==> flow/design.v <==
module cordic_phase_shifter #(parameter DEPTH = 1, LOG2_PHASE_SCALE = 1)(
input clk,
input rst_n,
input signed [8:0] x_in,
input signed [8:0] y_in,
input signed [31:0] p,
output reg signed [8:0] x_out,
output reg signed [8:0] y_out,
output reg signed [31:0] phase_final
);
wire signed [31:0] atan_table [0:30];
   assign atan_table[0]  = 32'b00100000000000000000000000000000; 
   assign atan_table[1]  = 32'b00010010111001000000010100011101; 
   assign atan_table[2]  = 32'b00001001111110110011100001011011; 
   assign atan_table[3]  = 32'b00000101000100010001000111010100; 
   assign atan_table[4]  = 32'b00000010100010110000110101000011;
   assign atan_table[5]  = 32'b00000001010001011101011111100001;
   assign atan_table[6]  = 32'b00000000101000101111011000011110;
   assign atan_table[7]  = 32'b00000000010100010111110001010101;
   assign atan_table[8]  = 32'b00000000001010001011111001010011;
   assign atan_table[9]  = 32'b00000000000101000101111100101110;
   assign atan_table[10] = 32'b00000000000010100010111110011000;
   assign atan_table[11] = 32'b00000000000001010001011111001100;
   assign atan_table[12] = 32'b00000000000000101000101111100110;
   assign atan_table[13] = 32'b00000000000000010100010111110011;
   assign atan_table[14] = 32'b00000000000000001010001011111001;
   assign atan_table[15] = 32'b00000000000000000101000101111101;
   assign atan_table[16] = 32'b00000000000000000010100010111110;
   assign atan_table[17] = 32'b00000000000000000001010001011111;
   assign atan_table[18] = 32'b00000000000000000000101000101111;
   assign atan_table[19] = 32'b00000000000000000000010100011000;
   assign atan_table[20] = 32'b00000000000000000000001010001100;
   assign atan_table[21] = 32'b00000000000000000000000101000110;
   assign atan_table[22] = 32'b00000000000000000000000010100011;
   assign atan_table[23] = 32'b00000000000000000000000001010001;
   assign atan_table[24] = 32'b00000000000000000000000000101000;
   assign atan_table[25] = 32'b00000000000000000000000000010100;
   assign atan_table[26] = 32'b00000000000000000000000000001010;
   assign atan_table[27] = 32'b00000000000000000000000000000101;
   assign atan_table[28] = 32'b00000000000000000000000000000010;
   assign atan_table[29] = 32'b00000000000000000000000000000001;
   assign atan_table[30] = 32'b00000000000000000000000000000000;
reg signed [8:0] next_x_out, next_y_out;
reg signed [31:0] next_phase_final;
wire signed [31:0] atan_val;
always @(posedge clk) begin
    if (!rst_n) begin
        x_out <= x_in;
        y_out <= y_in;
        phase_final <= p;
    end 
    else begin
        x_out <= next_x_out;
        y_out <= next_y_out;
        phase_final <= next_phase_final;
    end
end
localparam [8:0] DEPTH_CASTED = DEPTH[8:0];
assign atan_val = atan_table[DEPTH_CASTED] >>> LOG2_PHASE_SCALE;
always @* begin
    next_x_out = x_in + (y_in >>> DEPTH_CASTED);
    next_y_out = y_in - (x_in >>> DEPTH_CASTED);
    next_phase_final = p + atan_val;
    if (p[31] == 1'b0) begin
        next_x_out = x_in - (y_in >>> DEPTH_CASTED);
        next_y_out = y_in + (x_in >>> DEPTH_CASTED);
        next_phase_final = p - atan_val;
    end
end
endmodule
module pipeline(
input clk,
input rst_n,
input signed [8:0] x_in,
input signed [8:0] y_in,
input signed [31:0] phase_in,
input in_valid,
output signed [8:0] x_out,
output signed [8:0] y_out,
output signed [31:0] phase_out,
output out_valid
);
    wire signed [8:0] x_stage [0:31];
    wire signed [8:0] y_stage [0:31];
    wire signed [31:0] phase_stage [0:31];
    assign x_stage[0] = x_in;
    assign y_stage[0] = y_in;
    assign phase_stage[0] = phase_in;
genvar i;
generate
        for (i = 0; i < 31; i = i + 1) begin : cordic_stages
            cordic_phase_shifter #(
                .DEPTH(i),
                .LOG2_PHASE_SCALE(0)
            ) stage_inst (
                .clk(clk),
                .rst_n(rst_n),
                .x_in(x_stage[i]),
                .y_in(y_stage[i]),
                .p(phase_stage[i]),
                .x_out(x_stage[i+1]),
                .y_out(y_stage[i+1]),
                .phase_final(phase_stage[i+1])
            );
        end
endgenerate
    reg [30:0] valid_stage;
    always @(posedge clk) begin
        if (!rst_n)
            valid_stage <= 31'd0;
        else
            valid_stage <= {valid_stage[29:0], in_valid};
    end
    assign out_valid = valid_stage[30];
    assign x_out = x_stage[31];
    assign y_out = y_stage[31];
    assign phase_out = phase_stage[31];
endmodule
# From RTL to reports: pipeline
# Tool output for the design above, in the order of the flow.
# Lines are those of the file above, counted from 1.
# Operators: Yosys type, input widths -> output width; for muxes data width and select width s.
# Library cell names are shortened.
# The mark -- stands for no value.
dict set report inputs {
  design {pipeline}
  clock_port {clk}
  lib {sky130hd}
  pvt_corner {tt_025C_1v80}
}

# After elaboration
# Counts by Yosys on the flattened word-level netlist (proc, flatten, opt, wreduce). Print and check cells are left out. Cells with the same type and inputs are merged into one.
dict set report word_totals {
  in_bits 53
  reg_bits 1581
  word_cells 461
}
dict set report classes {
  addsub 183
  muxes 184
}
# operator n
set ops {}
lappend ops {{$mux 32} 60}
lappend ops {{$mux 9} 124}
lappend ops {{$add 9x1->9} 46}
lappend ops {{$sub 9x1->9} 46}
lappend ops {{$add 32x10->32 const B} 1}
lappend ops {{$sub 32x10->32 const B} 1}
lappend ops {{$add 32x11->32 const B} 1}
lappend ops {{$sub 32x11->32 const B} 1}
lappend ops {{$add 32x12->32 const B} 1}
lappend ops {{$sub 32x12->32 const B} 1}
lappend ops {{$add 32x13->32 const B} 1}
lappend ops {{$sub 32x13->32 const B} 1}
lappend ops {{$add 32x14->32 const B} 1}
lappend ops {{$sub 32x14->32 const B} 1}
lappend ops {{$add 32x15->32 const B} 1}
lappend ops {{$sub 32x15->32 const B} 1}
lappend ops {{$add 32x16->32 const B} 1}
lappend ops {{$sub 32x16->32 const B} 1}
lappend ops {{$add 32x17->32 const B} 1}
lappend ops {{$sub 32x17->32 const B} 1}
lappend ops {{$add 32x18->32 const B} 1}
lappend ops {{$sub 32x18->32 const B} 1}
lappend ops {{$add 32x19->32 const B} 1}
lappend ops {{$sub 32x19->32 const B} 1}
lappend ops {{$add 32x2->32 const B} 1}
lappend ops {{$sub 32x2->32 const B} 1}
lappend ops {{$add 32x20->32 const B} 1}
lappend ops {{$sub 32x20->32 const B} 1}
# Other operator kinds: 52; their cells: 67.

# Depth
# Yosys ltp: most cells in a row. Word level: on the elaborated netlist, between registers, memories and ports. Mapped: between sequential cells and ports; inverters and the memories' decode and read muxes count.
dict set report logic_depth {
  depth_word 3
  ABC_AREA 1
  ltp_mapped 17
  ltp_nobuf 17
}

# After synthesis
# The flow's flattened synthesis, as Yosys stat reports it; memories are mapped. The netlist is that of the ABC_AREA named above (0 if unset); the other value can give another one.
# The area totals of this step are shown rounded.
dict set report synth_totals {
  stdcells 22047
  buffers 341
  seq_area_um2 31650
  area_um2 132800
  ffs 1581
}
# cell_type n
set types {}
lappend types {nand2_1 8563}
lappend types {dfxtp_1 1581}
lappend types {ha_1 1378}
lappend types {inv_1 3345}
lappend types {nand3_1 1694}
lappend types {a21oi_1 1128}
lappend types {nor2_1 1461}
lappend types {o21ai_0 959}
lappend types {xnor2_1 395}
lappend types {fa_1 93}
lappend types {xor2_1 202}
lappend types {nand3b_1 164}
lappend types {nand4_1 189}
lappend types {buf_2 208}
lappend types {o21bai_1 110}
lappend types {a21o_1 64}
lappend types {a31oi_1 75}
lappend types {nor3_1 91}
# Not listed: further types 21, cells in them 347.

# Timing after synthesis
# OpenSTA on the mapped netlist: ideal clock, no wires. The path of least setup slack (recovery checks aside). Input and output delay are each 20% of the period. Register names are those of the netlist, which keeps one name where synthesis merged equal registers.
dict set report synth_timing {
  kind {input to register}
  start {input port x_in[0]}
  end {register cordic_stages[0].stage_inst.x_out[4]}
  delay_ns 1.391
  input_delay_ns 2.000
  driving_pins 10
  t_arrival_ns 3.317
  t_required_ns 9.926
  setup_time_ns 0.074
  period_ns 10.0
  slack_ns 6.609
  period_less_setup_slack_ns 3.391
}
# "delay_ns" is the arrival time less input delay plus setup time.
# "driving_pins": output pins that drive a net of the path, with the launching flip-flop's if there is one; two outputs of one cell count as two.
# "period_less_setup_slack_ns" is the clock period less the worst setup slack; recovery checks do not enter. This is arithmetic on one report: input and output delays are still those of the set period (20% each).
# Between the ends stands the longest chain of elaborated cells between them, by number of cells; it is not shown to be the way that was timed. Of several equally long chains one is given.
# Each line given opens the expression or statement behind the cell; cells for indexed reads and writes are added by Yosys, which also makes memories of some case tables.
dict set report synth_via {
  path_cell_list {ha_1 > inv_1 > fa_1 > inv_1 > nand2_1 > nand2_1 > nand2_1 > xor2_1 > or2_2 > a31oi_1}
  elab_chain_cells 3
  cells_between 4
  classes_between {2 x add/sub; 2 x mux}
}
# element line_no
set synth_rtl {}
lappend synth_rtl {{start: declaration} 74} ;# input signed [8:0] x_in,
lappend synth_rtl {{$sub 9x9->9} 65} ;# next_x_out = x_in - (y_in >>> DEPTH_CASTED);
lappend synth_rtl {{$mux 9} 64} ;# if (p[31] == 1'b0) begin
lappend synth_rtl {{$mux 9} 47} ;# if (!rst_n) begin
lappend synth_rtl {{end: assignment} 48} ;# x_out <= x_in;
lappend synth_rtl {{end: assignment} 53} ;# x_out <= next_x_out;
lappend synth_rtl {{end: declaration} 7} ;# output reg signed [8:0] x_out,

# Timing after layout
# From the final timing report of job 1: the path of least setup slack in the routed layout; clock arrival at registers is part of the times.
dict set report layout_timing {
  kind {register to register}
  start {register cordic_stages[13].stage_inst.phase_final[31]}
  end {register cordic_stages[14].stage_inst.phase_final[31]}
  t_required_ns 5.91
  driving_pins 12
  t_arrival_ns 4.60
  slack_ns 1.31
  setup_time_ns 0.17
  period_ns 5.17
}
# Between the ends stands the longest chain of elaborated cells between them, by number of cells; it is not shown to be the way that was timed. Of several equally long chains one is given.
dict set report layout_via {
  path_cell_list {dfxtp_1 > inv_1 > ha_1 > nand2_1 > nor2_1 > inv_1 > o21bai_1 > nand2_1 > nand3_1 > nand2_1 > nand2_1 > o21ai_0}
  elab_chain_cells 3
  cells_between 4
  cone_lines 4
  classes_between {2 x add/sub; 2 x mux}
}
# element line_no
set layout_rtl {}
lappend layout_rtl {{start: declaration} 9} ;# output reg signed [31:0] phase_final
lappend layout_rtl {{start: assignment} 50} ;# phase_final <= p;
lappend layout_rtl {{start: assignment} 55} ;# phase_final <= next_phase_final;
lappend layout_rtl {{$sub 32x17->32} 67} ;# next_phase_final = p - atan_val;
lappend layout_rtl {{$mux 32} 64} ;# if (p[31] == 1'b0) begin
lappend layout_rtl {{$mux 32} 47} ;# if (!rst_n) begin
lappend layout_rtl {{end: assignment} 50}
lappend layout_rtl {{end: assignment} 55}
lappend layout_rtl {{end: declaration} 9}

; 5 stored runs of pipeline in the flow (synthesis by Yosys, layout by OpenROAD, sky130hd cells), in arbitrary order. Constraints: input delay and output delay 20% of the set period each, output load 0.01 pF.
; By "period_less_ws_ns" is meant the clock period of the run minus its worst setup slack. This is arithmetic on one report: input and output delays are still those of the set period (20% each).
; The results are shown rounded.

[job 1: settings]
ABC_AREA = 1
CORE_ASPECT_RATIO = 0.89
CORE_MARGIN = 6
CORE_UTILIZATION = 23
CTS_CLUSTER_SIZE = 39
MIN_ROUTING_LAYER = met1
PLACE_DENSITY = 0.41
SLEW_MARGIN = 25
TNS_END_PERCENT = 40
period_ns = 5.17
CAP_MARGIN = 20
[job 1: results]
layout_utilization_frac = 0.261
total_die_area_um2 = 595700
layout_stdcell_area_um2 = 149500
post_synth_area_um2 = 132800
setup_worst_slack_ns = 1.309
setupTns_ns = 0.000
period_less_ws_ns = 3.861

[job 2: settings]
CORE_UTILIZATION = 40
period_ns = 5.06
CAP_MARGIN = 20
CORE_MARGIN = 2
SLEW_MARGIN = 20
[job 2: results]
layout_utilization_frac = 0.444
total_die_area_um2 = 279500
layout_stdcell_area_um2 = 121400
post_synth_area_um2 = 110100
setup_worst_slack_ns = 1.058
setupTns_ns = 0.000
period_less_ws_ns = 4.002

[job 3: settings]
ABC_AREA = 1
CORE_ASPECT_RATIO = 0.89
CORE_MARGIN = 6
CORE_UTILIZATION = 23
CTS_CLUSTER_SIZE = 39
GPL_TIMING_DRIVEN = 0
MIN_ROUTING_LAYER = met1
PLACE_DENSITY = 0.41
SLEW_MARGIN = 25
TNS_END_PERCENT = 40
period_ns = 5.17
CAP_MARGIN = 20
[job 3: results]
layout_utilization_frac = 0.263
total_die_area_um2 = 595700
layout_stdcell_area_um2 = 150600
post_synth_area_um2 = 132800
setup_worst_slack_ns = 0.901
setupTns_ns = 0.000
period_less_ws_ns = 4.269

[job 4: settings]
ABC_AREA = 1
CELL_PAD_IN_SITES_DETAIL_PLACEMENT = 2
CELL_PAD_IN_SITES_GLOBAL_PLACEMENT = 0
CORE_ASPECT_RATIO = 1.72
CORE_UTILIZATION = 40
CTS_CLUSTER_DIAMETER = 188
CTS_CLUSTER_SIZE = 30
GPL_ROUTABILITY_DRIVEN = 0
GPL_TIMING_DRIVEN = 0
HOLD_SLACK_MARGIN = 0.14
PLACE_DENSITY_LB_ADDON = 0.06
SLEW_MARGIN = 5
TNS_END_PERCENT = 50
period_ns = 3.04
CAP_MARGIN = 20
CORE_MARGIN = 2
[job 4: results]
outcome = incomplete, placement halted on DPL-0033

[job 5: settings]
ABC_AREA = 0
CORE_ASPECT_RATIO = 0.89
CORE_MARGIN = 6
CORE_UTILIZATION = 23
CTS_CLUSTER_SIZE = 39
MIN_ROUTING_LAYER = met1
PLACE_DENSITY = 0.41
SLEW_MARGIN = 25
TNS_END_PERCENT = 40
period_ns = 5.17
CAP_MARGIN = 20
[job 5: results]
layout_utilization_frac = 0.264
total_die_area_um2 = 495500
layout_stdcell_area_um2 = 125700
post_synth_area_um2 = 110100
setup_worst_slack_ns = 1.039
setupTns_ns = 0.000
period_less_ws_ns = 4.131
